==> flow/design.v <==
`timescale 1ns / 1ps
module conv (
input [4:0] stride,
input  conv_enable, 
output reg [18:0] address1 , address2, write_address,
output reg end_reach, full_conv_end, dot_sum_end,
input clk,
input reset,
input [9:0] w1 ,h1,w2,h2,
output reg [9:0] width, height
  );
reg [9:0] H1_index_outer , V1_index_outer ;
reg [5:0]	v1_index_inner , h1_index_inner ;
reg dot_sum_start ;
always @ (posedge clk) begin	 
		if (reset) begin
			H1_index_outer = 0;
			V1_index_outer = 0;
			v1_index_inner = 0;
			h1_index_inner = 0;
			address1 = 0;
			address2 = 0;
			write_address = 0;
			end_reach = 0;
			dot_sum_end = 0;
			dot_sum_start = 1;
			full_conv_end = 0;
			width = 0;
			height = 0;
		end
		else if (conv_enable) begin
				if (dot_sum_start) begin
						v1_index_inner = 0;
						h1_index_inner = 0;
						dot_sum_start = 0;
						dot_sum_end =0;
				end	
				if (!full_conv_end) begin
					address1 = address1 + 2'b01;
					h1_index_inner = h1_index_inner + 2'b01 ;
					if (h1_index_inner == w2) begin			 
						v1_index_inner = v1_index_inner + 1;
						h1_index_inner = 6'b0;								
						address1 = (v1_index_inner + V1_index_outer )* w1 + H1_index_outer;
					end	
					if (v1_index_inner == h2) begin			 
						H1_index_outer = H1_index_outer + stride;
						address1 = V1_index_outer * w1 + H1_index_outer ;
						dot_sum_start = 1;
						dot_sum_end =1;
						v1_index_inner = 6'b0;
					end
					if ((H1_index_outer + w2) > w1	) begin		 
						width = H1_index_outer;
						dot_sum_start = 1;
						V1_index_outer = V1_index_outer + stride;
						H1_index_outer = 10'b0000000000;
						address1 = V1_index_outer * w1;
					end
					if (address1 == h1*w1 ) 		full_conv_end = 1;		 
					if ((address1 + 1) == h1*w1 ) 		height = V1_index_outer + 1;
					address2 = v1_index_inner*w2 + h1_index_inner;
					if (dot_sum_start)	write_address	= write_address + 1;
				end
		end
    end
endmodule 
# Reports on conv
# The steps from the RTL of conv to its reports follow in flow order.
# Line numbers count from 1 in the design file above.
setup:
  top_module: "conv"
  clock_port: "clk"
  library: "sky130hd"
  lib_corner: "tt_025C_1v80"

# After elaboration
# Source: Yosys, flattened and elaborated, memories not mapped. Widths are those after wreduce. Registers that Yosys merges into a memory's read port (data or address) are not register bits. Print and check cells do not count.
word_totals:
  regBits: 112
  latch_bits: 0
  mem_bits_rw: 0
  romBits: 0
  clocked_rd_ports_x_width: 0
  mem_count: 0
  in_bits: 48
  out_inout_bits: 80
  word_cells: 87
classes:
  n_addsub: 13
  n_mul: 6
  div: 0
  cmp: 1
  eq_ne: 4
  n_shift: 0
  muxes: 46
  n_logic: 1
  n_reduce_logical: 4
ops:
  columns: ["op", "count"]
  rows:
  - ["multiplier 10 x 10 -> 19 bit", 3]
  - ["multiplier 10 x 10 -> 20 bit", 1]
  - ["multiplier 11 x 10 -> 19 bit", 1]
  - ["two-way mux 6 bit", 20]
  - ["two-way mux 19 bit", 6]
  - ["multiplier 6 x 10 -> 16 bit", 1]
  - ["two-way mux 10 bit", 9]
  - ["adder 19 x 1 -> 19 bit with constant B", 2]
  - ["adder 19 x 10 -> 19 bit", 2]
  - ["adder 10 x 5 -> 10 bit", 2]
  - ["adder 19 x 1 -> 20 bit with constant B", 1]
  - ["equality test 20 bit", 1]
  - ["equality test 6 x 10 -> 1 bit", 2]
  - ["equality test 19 bit", 1]
  - ["adder 16 x 6 -> 17 bit", 1]
  - ["adder 6 x 1 -> 6 bit with constant B", 2]
  - ["adder 6 x 10 -> 11 bit", 1]
  - ["two-way mux 1 bit", 11]
  - ["adder 10 x 1 -> 10 bit with constant B", 1]
  - ["adder 10 bit", 1]
  - ["> comparator 10 bit", 1]
  - ["AND reduction 3 bit", 3]
  - ["AND reduction 2 bit", 1]
  - ["inverter 1 bit", 1]

# Logic depth
# Longest topological path by Yosys (ltp), each cell counted once; first at word level (registers and memories cut), then after technology mapping (sequential cells cut; the memories' decode and read muxes count).
depth:
  word_depth: 23
  ABC_AREA: 0
  depth_mapped: 53
  ltp_nobuf: 42

# Netlist
# The flow's flattened synthesis, as Yosys stat reports it; memories are mapped. The netlist is that of the ABC_AREA named above (0 if unset); the other value can give another one.
mapped:
  stdcells: 2938
  mapped_area_um2: 24113.1
  seq_area_um2: 2202.1
  ffs: 110
  buffers: 124
by_type:
  columns: ["type", "count", "area_total_um2"]
  rows:
  - ["sky130_fd_sc_hd__fa_1", 313, 6266.01]
  - ["sky130_fd_sc_hd__ha_1", 296, 3.7E+03]
  - ["sky130_fd_sc_hd__dfxtp_1", 110, 2.2E+03]
  - ["sky130_fd_sc_hd__inv_1", 437, 1.64E+03]
  - ["sky130_fd_sc_hd__and2_1", 239, 1.5E+03]
  - ["sky130_fd_sc_hd__nand2_1", 358, 1.34E+03]
  - ["sky130_fd_sc_hd__xnor2_1", 137, 1.2E+03]
  - ["sky130_fd_sc_hd__nor2_1", 210, 788.256]
  - ["sky130_fd_sc_hd__xor2_1", 79, 691.914]
  - ["sky130_fd_sc_hd__a21oi_1", 129, 645.619]
  - ["sky130_fd_sc_hd__clkbuf_1", 100, 375.36]
  - ["sky130_fd_sc_hd__mux2i_1", 29, 290.278]
  - ["sky130_fd_sc_hd__o21ai_0", 56, 280.269]
  - ["sky130_fd_sc_hd__a21o_1", 28, 210.202]
  - ["sky130_fd_sc_hd__o21bai_1", 28, 210.202]
  - ["sky130_fd_sc_hd__nand3_1", 41, 205.197]
  - ["sky130_fd_sc_hd__nor3_1", 40, 200.192]
  - ["sky130_fd_sc_hd__a211oi_1", 25, 187.68]
# Not listed: further types 68, cells in them 283.

# Path before layout
# Path of least setup slack by OpenSTA after synthesis, without wires, with an ideal clock, recovery checks aside; 20% of the period is set as input and as output delay. Where synthesis merged equal registers, the netlist keeps one of their names.
synth_path:
  path_kind: "input -> register"
  start: "in w2[5]"
  end: "reg height[0]"
  clock_period_ps: 11000
  input_delay_ps: 2200
  setup_time_ps: 124
  t_first_pin_ps: 2200
  t_arrival_ps: 9954
  required_time_ps: 10876
  path_slack_ps: 922
  delay_ps: 7878
  path_stages: 44
  n_path_buf: 7
  period_less_setup_slack_ps: 10078
# "delay_ps" is the arrival time less input delay plus setup time.
# "path_stages" counts driving pins, that of a launching flip-flop among them; a cell with two outputs on the path counts twice.
# "period_less_setup_slack_ps" is the clock period less the worst setup slack; recovery checks do not enter. This is arithmetic on one report: input and output delays are still those of the set period (20% each).
# Between the ends stands the longest chain of elaborated cells between them, by number of cells; it is not shown to be the way that was timed. Of several equally long chains one is given.
# Each line given opens the expression or statement behind the cell; cells for indexed reads and writes are added by Yosys, which also makes memories of some case tables.
synth_via:
  cell_sequence: "sky130_fd_sc_hd__clkbuf_1 > sky130_fd_sc_hd__nand2b_1 > sky130_fd_sc_hd__or4_4 > sky130_fd_sc_hd__a21o_1 > sky130_fd_sc_hd__a2111oi_4 > sky130_fd_sc_hd__o21ai_1 > sky130_fd_sc_hd__nor2_1 > sky130_fd_sc_hd__buf_4 > sky130_fd_sc_hd__buf_4 > sky130_fd_sc_hd__mux2i_1 > sky130_fd_sc_hd__inv_1 > sky130_fd_sc_hd__ha_1 > sky130_fd_sc_hd__a21o_1 > sky130_fd_sc_hd__a21oi_1 > sky130_fd_sc_hd__o21bai_1 > sky130_fd_sc_hd__a21oi_1 > sky130_fd_sc_hd__o21bai_1 > sky130_fd_sc_hd__a21oi_1 > [8 not listed] > sky130_fd_sc_hd__o211ai_1 > sky130_fd_sc_hd__and2_1 > sky130_fd_sc_hd__buf_6 > sky130_fd_sc_hd__clkbuf_1 > sky130_fd_sc_hd__clkbuf_1 > sky130_fd_sc_hd__nand3_1 > sky130_fd_sc_hd__o31a_1 > sky130_fd_sc_hd__inv_1 > sky130_fd_sc_hd__ha_1 > sky130_fd_sc_hd__inv_1 > sky130_fd_sc_hd__or4_4 > sky130_fd_sc_hd__xnor2_1 > sky130_fd_sc_hd__a31oi_1 > sky130_fd_sc_hd__a2111oi_2 > sky130_fd_sc_hd__o2111ai_1 > sky130_fd_sc_hd__buf_6 > sky130_fd_sc_hd__mux2i_1 > sky130_fd_sc_hd__nor2_1"
  elab_chain_len: 19
  cone_cells: 26
  cone_lines: 7
  cone_classes: "3 x add/sub; 1 x compare; 3 x eq/ne; 18 x mux; 1 x reduce/logical"
synth_lines:
  columns: ["item", "line_no", "text"]
  rows:
  - ["from (decl)", 9, "input [9:0] w1 ,h1,w2,h2,"]
  - ["equality test 6 x 10 -> 1 bit", 41, "if (h1_index_inner == w2) begin"]
  - ["two-way mux 6 bit", 41, null]
  - ["two-way mux 6 bit", 38, "if (!full_conv_end) begin"]
  - ["two-way mux 6 bit", 31, "else if (conv_enable) begin"]
  - ["two-way mux 6 bit", 16, "if (reset) begin"]
  - ["equality test 6 x 10 -> 1 bit", 46, "if (v1_index_inner == h2) begin"]
  - ["two-way mux 10 bit", 46, null]
  - ["[5 not listed]", null, null]
  - ["two-way mux 19 bit", 53, "if ((H1_index_outer + w2) > w1 ) begin"]
  - ["two-way mux 19 bit", 38, null]
  - ["two-way mux 19 bit", 31, null]
  - ["two-way mux 19 bit", 16, null]
  - ["adder 19 x 1 -> 20 bit", 61, "if ((address1 + 1) == h1*w1 ) height = V1_index_outer + 1;"]
  - ["equality test 20 bit", 61, null]
  - ["AND reduction 3 bit", null, null]
  - ["to (assign)", 29, "height = 0;"]
  - ["to (assign)", 61, null]
  - ["to (decl)", 10, "output reg [9:0] width, height"]

# Path in the finished layout
# From the final timing report of run 1: the path of least setup slack in the routed layout; clock arrival at registers is part of the times.
# The report prints the path's times to 10 ps; the period is as set.
layout_path:
  path_kind: "input -> register"
  start: "in w2[6]"
  end: "reg height[6]"
  clock_period_ps: 16800
  input_delay_ps: 3360
  setup_time_ps: 130
  t_first_pin_ps: 3360
  t_arrival_ps: 13690
  required_time_ps: 17070
  path_slack_ps: 3380
  path_stages: 38
  n_path_buf: 3
# Between the ends stands the longest chain of elaborated cells between them, by number of cells; it is not shown to be the way that was timed. Of several equally long chains one is given.
layout_via:
  cell_sequence: "sky130_fd_sc_hd__clkdlybuf4s50_1 > sky130_fd_sc_hd__nor4_1 > sky130_fd_sc_hd__nand4_1 > sky130_fd_sc_hd__a2111oi_1 > sky130_fd_sc_hd__a211oi_1 > sky130_fd_sc_hd__nor2b_1 > sky130_fd_sc_hd__nand2_4 > sky130_fd_sc_hd__nand2_1 > sky130_fd_sc_hd__nand2_1 > sky130_fd_sc_hd__ha_1 > sky130_fd_sc_hd__a21o_1 > sky130_fd_sc_hd__a21oi_1 > sky130_fd_sc_hd__o21bai_1 > sky130_fd_sc_hd__a21oi_1 > sky130_fd_sc_hd__o21bai_1 > sky130_fd_sc_hd__a21oi_1 > sky130_fd_sc_hd__o21bai_1 > sky130_fd_sc_hd__a21oi_1 > [2 not listed] > sky130_fd_sc_hd__ha_1 > sky130_fd_sc_hd__nand4_1 > sky130_fd_sc_hd__nor2_1 > sky130_fd_sc_hd__a21oi_1 > sky130_fd_sc_hd__o211ai_1 > sky130_fd_sc_hd__and2_2 > sky130_fd_sc_hd__buf_4 > sky130_fd_sc_hd__a31oi_1 > sky130_fd_sc_hd__a21boi_0 > sky130_fd_sc_hd__o2111ai_1 > sky130_fd_sc_hd__or2_1 > sky130_fd_sc_hd__a2111oi_1 > sky130_fd_sc_hd__a311oi_1 > sky130_fd_sc_hd__nor4_1 > sky130_fd_sc_hd__o2111ai_2 > sky130_fd_sc_hd__buf_8 > sky130_fd_sc_hd__mux2i_1 > sky130_fd_sc_hd__nor2_1"
  elab_chain_len: 19
  cone_cells: 26
  cone_lines: 7
  cone_classes: "3 x add/sub; 1 x compare; 3 x eq/ne; 18 x mux; 1 x reduce/logical"
layout_lines:
  columns: ["item", "line_no", "text"]
  rows:
  - ["from (decl)", 9, "input [9:0] w1 ,h1,w2,h2,"]
  - ["equality test 6 x 10 -> 1 bit", 41, "if (h1_index_inner == w2) begin"]
  - ["two-way mux 6 bit", 41, null]
  - ["two-way mux 6 bit", 38, "if (!full_conv_end) begin"]
  - ["two-way mux 6 bit", 31, "else if (conv_enable) begin"]
  - ["two-way mux 6 bit", 16, "if (reset) begin"]
  - ["equality test 6 x 10 -> 1 bit", 46, "if (v1_index_inner == h2) begin"]
  - ["two-way mux 10 bit", 46, null]
  - ["[5 not listed]", null, null]
  - ["two-way mux 19 bit", 53, "if ((H1_index_outer + w2) > w1 ) begin"]
  - ["two-way mux 19 bit", 38, null]
  - ["two-way mux 19 bit", 31, null]
  - ["two-way mux 19 bit", 16, null]
  - ["adder 19 x 1 -> 20 bit", 61, "if ((address1 + 1) == h1*w1 ) height = V1_index_outer + 1;"]
  - ["equality test 20 bit", 61, null]
  - ["AND reduction 3 bit", null, null]
  - ["to (assign)", 29, "height = 0;"]
  - ["to (assign)", 61, null]
  - ["to (decl)", 10, "output reg [9:0] width, height"]

Flow measurements of conv on sky130hd: 2 stored runs with different settings, listed in no order. Input and output delays are each 20% of the period that was set; the output load is 0.01 pF.
"design_power_mw" rests on the timing tool's default activity at the inputs, not on a simulated workload.

--- run 1 ---
==> flow/run.sh <==
#!/bin/bash
# the make line also repeats the synthesis and layout settings of config.mk as NAME=value (left out here)
make -C /OpenROAD-flow-scripts/flow DESIGN_CONFIG=/design/flow/config.mk WORK_HOME=/design/flow/orfs CLKGATE_MAP_FILE= finish
==> flow/config.mk <==
export PLATFORM = sky130hd
export DESIGN_NAME = conv
export DESIGN_NICKNAME = conv
export VERILOG_FILES = /design/flow/design.v
export SDC_FILE = /design/flow/constraint.sdc
export NUM_CORES = 4
export LEC_CHECK = 0
export CAP_MARGIN = 40
export CELL_PAD_IN_SITES_GLOBAL_PLACEMENT = 1
export CORE_ASPECT_RATIO = 0.73
export CORE_MARGIN = 2
export CORE_UTILIZATION = 36
export CTS_CLUSTER_DIAMETER = 192
export CTS_CLUSTER_SIZE = 59
export GPL_TIMING_DRIVEN = 1
export HOLD_SLACK_MARGIN = -0.1
export PLACE_DENSITY = 0.52
export SLEW_MARGIN = 20
export TNS_END_PERCENT = 50
==> flow/constraint.sdc <==
create_clock -name core_clock -period 16.8 [get_ports {clk}]
set_input_delay 3.3600 -clock core_clock [delete_from_list [all_inputs] [get_ports {clk}]]
set_output_delay 3.3600 -clock core_clock [all_outputs]
set_load 0.01 [all_outputs]

==> results, as YAML <==
results:
  timing.hold.ws_ps: 458
  design_power_mw: 2.167
  ys_area_um2: 24113.1
  finalCellArea_um2: 26665.6
  design.die.area_um2: 69093.1
  final_setup_ws_ps: 3383
  fin_tns_ps: 0

--- run 2 ---
==> flow/run.sh <==
#!/bin/bash
# the make line also repeats the synthesis and layout settings of config.mk as NAME=value (left out here)
make -C /OpenROAD-flow-scripts/flow DESIGN_CONFIG=/design/flow/config.mk WORK_HOME=/design/flow/orfs CLKGATE_MAP_FILE= finish
==> flow/config.mk <==
export PLATFORM = sky130hd
export DESIGN_NAME = conv
export DESIGN_NICKNAME = conv
export VERILOG_FILES = /design/flow/design.v
export SDC_FILE = /design/flow/constraint.sdc
export NUM_CORES = 4
export LEC_CHECK = 0
export ABC_AREA = 1
export CAP_MARGIN = 10
export CELL_PAD_IN_SITES_DETAIL_PLACEMENT = 0
export CORE_MARGIN = 2
export CORE_UTILIZATION = 34
export GPL_ROUTABILITY_DRIVEN = 1
export MAX_ROUTING_LAYER = met5
export PLACE_DENSITY_LB_ADDON = 0.09
export SLEW_MARGIN = 20
export TNS_END_PERCENT = 95
==> flow/constraint.sdc <==
create_clock -name core_clock -period 6.13 [get_ports {clk}]
set_input_delay 1.2260 -clock core_clock [delete_from_list [all_inputs] [get_ports {clk}]]
set_output_delay 1.2260 -clock core_clock [all_outputs]
set_load 0.01 [all_outputs]

==> results, as YAML <==
results:
  timing.hold.ws_ps: 471
  design_power_mw: 10.143
  ys_area_um2: 24673.7
  finalCellArea_um2: 35474.0
  design.die.area_um2: 74739.4
  final_setup_ws_ps: -2031
  fin_tns_ps: -57925
